==> flow/design.v <==
`timescale 1ns / 1ps
module apb_master #(parameter DATA_WIDTH = 32, parameter ADDR_WIDTH = 32) (
		output 					PSEL,
		output 					PENABLE,
		output  [ADDR_WIDTH-1:0] PADDR,
		output  [DATA_WIDTH-1:0]	PWRDATA,
		output  					PWRITE,
		output  [DATA_WIDTH-1:0]	PRDATA_o,
		input  [DATA_WIDTH-1:0]	PRDATA,
		input  [DATA_WIDTH-1:0] data_i,
		input  [ADDR_WIDTH-1:0]	addr_i,
		input 					PCLK,
		input 					PRESETn,
		input 					PREADY,
		input 					evnt_trig_i,
		input 					pwrite_i
);
parameter IDLE = 2'd0;
parameter SETUP = 2'd1;
parameter ACCESS = 2'd2;
reg [1:0]	state, next_state;
always@(posedge PCLK) begin
	if(!PRESETn)
		state <= IDLE ;
	else
		state <= next_state ;
end
always@(*) begin
	case(state)
		IDLE : begin
			if (evnt_trig_i)
				next_state <= SETUP ;
			else 
				next_state <= IDLE;
		end
		SETUP : next_state <= ACCESS;
		ACCESS : begin
			if(PREADY)
				next_state <= IDLE ;
			else 
				next_state <= ACCESS ;
		end
		default : next_state <= IDLE ;
	endcase
end
assign PSEL = PRESETn ? (state != IDLE) : 1'b0;
assign PENABLE = (state == ACCESS) ;
assign PWRITE = pwrite_i;
assign PWRDATA = data_i;
assign PADDR = addr_i;
assign PRDATA_o = PRDATA;
endmodule
`timescale 1ns / 1ps
module APB_slave #( parameter DATA_WIDTH = 32, parameter ADDR_WIDTH = 32)(
    output  reg [DATA_WIDTH-1:0] PRDATA,
    output                       PREADY_o,
    input                    PREADY,
    input   [DATA_WIDTH-1:0] PWRDATA, 
    input   [ADDR_WIDTH-1:0] PADDR,
    input                    PCLK,
    input                    PRESETn,
    input                    PWRITE,
    input                    PENABLE,
    input                    PSEL
    );
    parameter  IDLE   = 2'd0, SETUP = 2'd1, ACCESS =2'd2;
    reg [DATA_WIDTH-1:0]    APB_MEM [ADDR_WIDTH-1:0];
    reg [1:0] prsnt_state , next_state ;
    always@(posedge PCLK , negedge PRESETn) begin   
        if(!PRESETn)
            prsnt_state <= IDLE ;
        else 
            prsnt_state <= next_state ;
    end
   always@(* ) begin
        next_state <= prsnt_state;
        case (prsnt_state)
            IDLE : begin
                if(PSEL )
                    next_state <= SETUP;        
                else 
                    next_state <= IDLE;
            end
            SETUP : begin
                if(PENABLE)
                    next_state <= ACCESS;
                else 
                    next_state <= IDLE;
            end
            ACCESS : begin
                if(PREADY) begin
                    if(!PSEL) 
                        next_state <= IDLE ;
                    else
                        next_state <= SETUP ;
                end
                else 
                    next_state <= ACCESS;
            end
            default : next_state <= IDLE;
        endcase
   end
   always@(*) begin
         if(!PRESETn)
            PRDATA = 32'd0;
         else begin
            if((next_state == ACCESS) && !PWRITE && (PADDR < ADDR_WIDTH))
                PRDATA = APB_MEM[PADDR];
            else 
                PRDATA = 32'd0;    
         end
   end
   always@(posedge PCLK) begin
         if((next_state == ACCESS) && PWRITE && (PADDR < ADDR_WIDTH))
            APB_MEM[PADDR] <= PWRDATA ;
   end
   assign PREADY_o = PREADY ;
endmodule
`timescale 1ns / 1ps
module apb_top #(parameter DATA_WIDTH = 32 , parameter ADDR_WIDTH = 32) (
		output [DATA_WIDTH-1:0]	PRDATA_o,
		input 					PCLK_i,
		input 					PRESETn_i,
		input [DATA_WIDTH-1:0]	PWRDATA_i,
		input [ADDR_WIDTH-1:0]	PADDR_i,
		input 					PWRITE_i,
		input 					PREADY_i,
		input 					EVENT_i
);
	wire [DATA_WIDTH-1:0]	p_rd_intr, pwrdata_intr, paddr_intr;
	wire 					p_ready_intr, psel_intr, pena_intr, pwrite_intr;				
	apb_master  #(.DATA_WIDTH(DATA_WIDTH), .ADDR_WIDTH(ADDR_WIDTH))  master_inst(
		.PCLK(PCLK_i),
		.PRESETn(PRESETn_i),
		.evnt_trig_i(EVENT_i),
		.data_i(PWRDATA_i),
		.addr_i(PADDR_i),
		.pwrite_i(PWRITE_i),
		.PRDATA(p_rd_intr),
		.PREADY(p_ready_intr),
		.PSEL(psel_intr),
		.PENABLE(pena_intr),
		.PADDR(paddr_intr),
		.PWRDATA(pwrdata_intr),
		.PWRITE(pwrite_intr),
		.PRDATA_o(PRDATA_o)
	);
	APB_slave #(.DATA_WIDTH(DATA_WIDTH), .ADDR_WIDTH(ADDR_WIDTH)) slave_inst(
		.PREADY(PREADY_i),
		.PWRDATA(pwrdata_intr), 
		.PADDR(paddr_intr),
		.PCLK(PCLK_i),
		.PRESETn(PRESETn_i),
		.PWRITE(pwrite_intr),
		.PENABLE(pena_intr),
		.PSEL(psel_intr),
		.PRDATA(p_rd_intr),
		.PREADY_o(p_ready_intr)
	);
endmodule
; Tool chain data of apb_top
; Tool output for the design above, in the order of the flow.
; Lines are those of the file above, counted from 1.
; Operators: Yosys type, input widths -> output width; for muxes data width and select width s.
; A cell with n/a has no value.
[setup]
design = apb_top
clk_port = PCLK_i
library = sky130hd
corner = tt_025C_1v80

; Word-level counts
; Yosys after proc, flatten, opt, wreduce and memory -nomap, before mapping. Enables and synchronous resets that opt folds into registers are not counted as muxes. Memory bits, and registers merged into a memory's read port (data or address), are not among the register bits. Print and check cells are not counted. Equal cells are merged and count once.
; Memory sizes are those after Yosys's memory passes, which may raise the word count (mostly to a power of two), join words into wider ones and drop unused or constant bits.
[op_classes]
addsub = 0
multipliers = 0
div = 0
n_cmp = 1
eq_ne = 5
shift = 0
muxes = 13
logic = 0
reduce_logical = 8
[ops]
columns = cell, count
row1 = $mux 32, 3
row2 = $lt 32x6->1 const B, 1
row3 = $pmux 2 s3, 2
row4 = $eq 2x2->1 const B, 3
row5 = $mux 2, 3
row6 = $mux 5, 1
row7 = $logic_and 1x1->1, 4
row8 = $eq 2x1->1 const B, 2
row9 = $logic_not 2->1, 2
row10 = $mux 1, 4
row11 = $reduce_bool 2->1, 1
row12 = $logic_not 1->1, 1
[word_totals]
ff_bits = 4
latch_bits = 0
ramBits = 1024
mem_bits_ro = 0
clocked_rd_ports_x_width = 0
n_memories = 1
in_bits = 69
out_inout_bits = 32
[mem_list]
columns = memory, size, word_bits, rd, wr, line_no
row1 = slave_inst.APB_MEM, 32, 32, 1, 1, 67  ; reg [DATA_WIDTH-1:0]    APB_MEM [ADDR_WIDTH-1:0];

; Depth
; Longest topological path by Yosys (ltp), each cell counted once; first at word level (registers and memories cut), then after technology mapping (sequential cells cut; the memories' decode and read muxes count).
[depth]
ltp_word = 10
abc_area = 1
ltp_mapped = 12

; Netlist
; Source: synth_stat.txt of the flow (Yosys; design flattened, memories mapped). It holds for the ABC_AREA given above (unset counts as 0); a run with the other value may have another netlist.
; The area totals of this step are shown rounded.
[mapped]
mapped_cells = 4474
mapped_area_um2 = 44600
sequential_area_um2 = 30900
flip_flops = 1029
buffers = 196
[types]
columns = cell, count, area_total_um2
row1 = sky130_fd_sc_hd__edfxtp_1, 1024, 3.07E+04
row2 = sky130_fd_sc_hd__nand2_1, 1737, 6.52E+03
row3 = sky130_fd_sc_hd__nor2_1, 625, 2346
row4 = sky130_fd_sc_hd__inv_1, 594, 2.23E+03
row5 = sky130_fd_sc_hd__o21ai_0, 135, 675.648
row6 = sky130_fd_sc_hd__buf_2, 91, 455.437
row7 = sky130_fd_sc_hd__o21ai_1, 91, 455.437
row8 = sky130_fd_sc_hd__clkbuf_1, 73, 274.013
row9 = sky130_fd_sc_hd__o21bai_1, 33, 247.738
row10 = sky130_fd_sc_hd__buf_6, 12, 135.13
row11 = sky130_fd_sc_hd__nor3_4, 7, 113.859
row12 = sky130_fd_sc_hd__buf_1, 15, 56.304
row13 = sky130_fd_sc_hd__dfrtp_1, 2, 50.048
row14 = sky130_fd_sc_hd__dfxtp_1, 2, 40.038
row15 = sky130_fd_sc_hd__buf_4, 4, 30.029
row16 = sky130_fd_sc_hd__nand3_1, 6, 30.029
row17 = sky130_fd_sc_hd__dfstp_2, 1, 26.275
row18 = sky130_fd_sc_hd__clkinv_1, 5, 18.768
; Other cell types: 8; their cells: 17.

; Worst setup path after synthesis
; OpenSTA on the mapped netlist: ideal clock, no wires. The path of least setup slack (recovery checks aside). Input and output delay are each 20% of the period. Register names are those of the netlist, which keeps one name where synthesis merged equal registers.
[synth_timing]
path_kind = in2reg
startpoint = in PADDR_i[1]
endpoint = mem slave_inst.APB_MEM[11][0]
clock_period_ns = 6.0
t_first_pin_ns = 1.200
arrival_time_ns = 3.430
required_time_ns = 5.579
setup_slack_ns = 2.149
delay_ns = 2.651
driving_pins = 7
period_less_setup_slack_ns = 3.851
; "delay_ns" is the arrival time less input delay plus setup time.
; "driving_pins": output pins that drive a net of the path, with the launching flip-flop's if there is one; two outputs of one cell count as two.
; "period_less_setup_slack_ns" is the clock period less the worst setup slack; recovery checks do not enter. This is arithmetic on one report: input and output delays are still those of the set period (20% each).
; The rows between start and end are the longest chain of elaborated cells between them; the timing report does not say that the signal goes this way. Where chains are equally long, one stands for them.
; A line is the first line of the expression or statement that the cell stems from. Yosys adds cells for indexed reads and writes and turns some case tables into memories.
; Only ways into the end's enable, where the timed path ends, are counted here.
[synth_via]
cell_sequence = sky130_fd_sc_hd__buf_2 > sky130_fd_sc_hd__buf_2 > sky130_fd_sc_hd__buf_2 > sky130_fd_sc_hd__nand2_1 > sky130_fd_sc_hd__inv_1 > sky130_fd_sc_hd__nand3_1 > sky130_fd_sc_hd__nor2_1
elab_chain_len = 3
cells_between = 4
classes_between = 1 x compare; 2 x mux; 1 x reduce/logical
[synth_rtl]
columns = item, line_no
row1 = from (decl), 125  ; input [ADDR_WIDTH-1:0] PADDR_i,
row2 = $lt 32x6->1, 114  ; if((next_state == ACCESS) && PWRITE && (PADDR < ADDR_WIDTH))
row3 = $logic_and 1x1->1, 114
row4 = $mux 5, 114
row5 = to (decl), 67  ; reg [DATA_WIDTH-1:0]    APB_MEM [ADDR_WIDTH-1:0];

; Path in the finished layout
; Path of least setup slack in the final report of record 1 (OpenROAD, finished layout, wires in). Where an end is a register, its clock arrival counts in the times.
[layout_timing]
path_kind = in2out
startpoint = in PADDR_i[3]
endpoint = out PRDATA_o[13]
clock_period_ns = 6.0
t_first_pin_ns = 1.20
arrival_time_ns = 4.13
required_time_ns = 4.80
setup_slack_ns = 0.67
driving_pins = 10
; The rows between start and end are the longest chain of elaborated cells between them; the timing report does not say that the signal goes this way. Where chains are equally long, one stands for them.
[layout_via]
cell_sequence = sky130_fd_sc_hd__clkdlybuf4s50_1 > sky130_fd_sc_hd__inv_4 > sky130_fd_sc_hd__nor3_4 > sky130_fd_sc_hd__buf_6 > sky130_fd_sc_hd__nand2_1 > sky130_fd_sc_hd__nand2_1 > sky130_fd_sc_hd__nor2_1 > sky130_fd_sc_hd__nand2_1 > sky130_fd_sc_hd__nor2_1 > sky130_fd_sc_hd__clkdlybuf4s50_1
elab_chain_len = 4
cells_between = 5
classes_between = 1 x compare; 2 x mux; 1 x reduce/logical; 1 x memory
[layout_rtl]
columns = item, line_no
row1 = from (decl), 125  ; input [ADDR_WIDTH-1:0] PADDR_i,
row2 = $lt 32x6->1, 107  ; if((next_state == ACCESS) && !PWRITE && (PADDR < ADDR_WIDTH))
row3 = $logic_and 1x1->1, 107
row4 = $mux 32, 107
row5 = $mux 32, 104  ; if(!PRESETn)
row6 = to (decl), 121  ; output [DATA_WIDTH-1:0] PRDATA_o,

; Stored flow runs of apb_top (5 of them; Yosys, OpenROAD, sky130hd). They differ in their settings and are not a sequence. Constraints: input delay and output delay 20% of the set period each, output load 0.01 pF.
; "period_reached_ns" means the clock period less the worst setup slack. The figure is calculated, with input and output delays left at 20% of the set period.
; "worst_setup_path_time_ns" means the part of the period allowed to the worst setup path (the constraints hold back 20% at inputs and 20% at outputs) less its slack; where the path has registers, the arrival times of their clocks count too.
; "final_power_w" rests on the timing tool's default activity at the inputs, not on a simulated workload.
; Values from the reports are rounded here.

[record 1: settings]
ABC_AREA = 1
CELL_PAD_IN_SITES_DETAIL_PLACEMENT = 0
CORE_UTILIZATION = 40
GPL_TIMING_DRIVEN = 0
SETUP_SLACK_MARGIN = 0.63
period_ns = 6.0
CAP_MARGIN = 20
CORE_MARGIN = 2
SLEW_MARGIN = 20
[record 1: results]
final_power_w = 0.0154
design_die_area_um2 = 114000
timing.setup.ws_ns = 0.670
fin_hold_ws_ns = 0.443
yosys.chip_area_um2 = 44600
period_reached_ns = 5.330
worst_setup_path_time_ns = 2.93
timing.worst_path_kind = in2out
final_stdcell_area_um2 = 52500
utilization_pct = 47.5
setup_tns_ns = 0.000

[record 2: settings]
ABC_AREA = 1
CELL_PAD_IN_SITES_DETAIL_PLACEMENT = 0
CORE_MARGIN = 6
CORE_UTILIZATION = 40
CTS_CLUSTER_SIZE = 47
GPL_ROUTABILITY_DRIVEN = 0
GPL_TIMING_DRIVEN = 0
SETUP_SLACK_MARGIN = 0.63
period_ns = 6.0
CAP_MARGIN = 20
SLEW_MARGIN = 20
[record 2: results]
final_power_w = 0.0151
design_die_area_um2 = 120000
timing.setup.ws_ns = 0.672
fin_hold_ws_ns = 0.439
yosys.chip_area_um2 = 44600
period_reached_ns = 5.328
worst_setup_path_time_ns = 2.93
timing.worst_path_kind = in2out
final_stdcell_area_um2 = 52300
utilization_pct = 47.7
setup_tns_ns = 0.000

[record 3: settings]
ABC_AREA = 1
CAP_MARGIN = 10
CELL_PAD_IN_SITES_DETAIL_PLACEMENT = 1
CELL_PAD_IN_SITES_GLOBAL_PLACEMENT = 3
CORE_ASPECT_RATIO = 1.43
CORE_MARGIN = 6
CORE_UTILIZATION = 50
CTS_CLUSTER_SIZE = 20
GPL_ROUTABILITY_DRIVEN = 0
GPL_TIMING_DRIVEN = 1
HOLD_SLACK_MARGIN = -0.05
MIN_ROUTING_LAYER = met2
PLACE_DENSITY_LB_ADDON = 0.3
SLEW_MARGIN = 30
TNS_END_PERCENT = 100
period_ns = 4.83
[record 3: results]
outcome = stopped before the end: placement reported FLW-0024

[record 4: settings]
CORE_UTILIZATION = 47
period_ns = 5.6
CAP_MARGIN = 20
CORE_MARGIN = 2
SLEW_MARGIN = 20
[record 4: results]
final_power_w = 0.0156
design_die_area_um2 = 87100
timing.setup.ws_ns = 0.151
fin_hold_ws_ns = 0.559
yosys.chip_area_um2 = 39800
period_reached_ns = 5.449
worst_setup_path_time_ns = 3.21
timing.worst_path_kind = in2out
final_stdcell_area_um2 = 46400
utilization_pct = 55.3
setup_tns_ns = 0.000

[record 5: settings]
ABC_AREA = 1
CELL_PAD_IN_SITES_DETAIL_PLACEMENT = 0
CELL_PAD_IN_SITES_GLOBAL_PLACEMENT = 3
CORE_MARGIN = 2
CORE_UTILIZATION = 40
CTS_CLUSTER_DIAMETER = 398
CTS_CLUSTER_SIZE = 47
GPL_ROUTABILITY_DRIVEN = 0
GPL_TIMING_DRIVEN = 0
PLACE_DENSITY = 0.91
SETUP_SLACK_MARGIN = 0.63
TNS_END_PERCENT = 60
period_ns = 6.0
CAP_MARGIN = 20
SLEW_MARGIN = 20
[record 5: results]
final_power_w = 0.0117
design_die_area_um2 = 114000
timing.setup.ws_ns = 0.698
fin_hold_ws_ns = 0.462
yosys.chip_area_um2 = 44600
period_reached_ns = 5.302
worst_setup_path_time_ns = 2.90
timing.worst_path_kind = in2out
final_stdcell_area_um2 = 49700
utilization_pct = 45.0
setup_tns_ns = 0.000
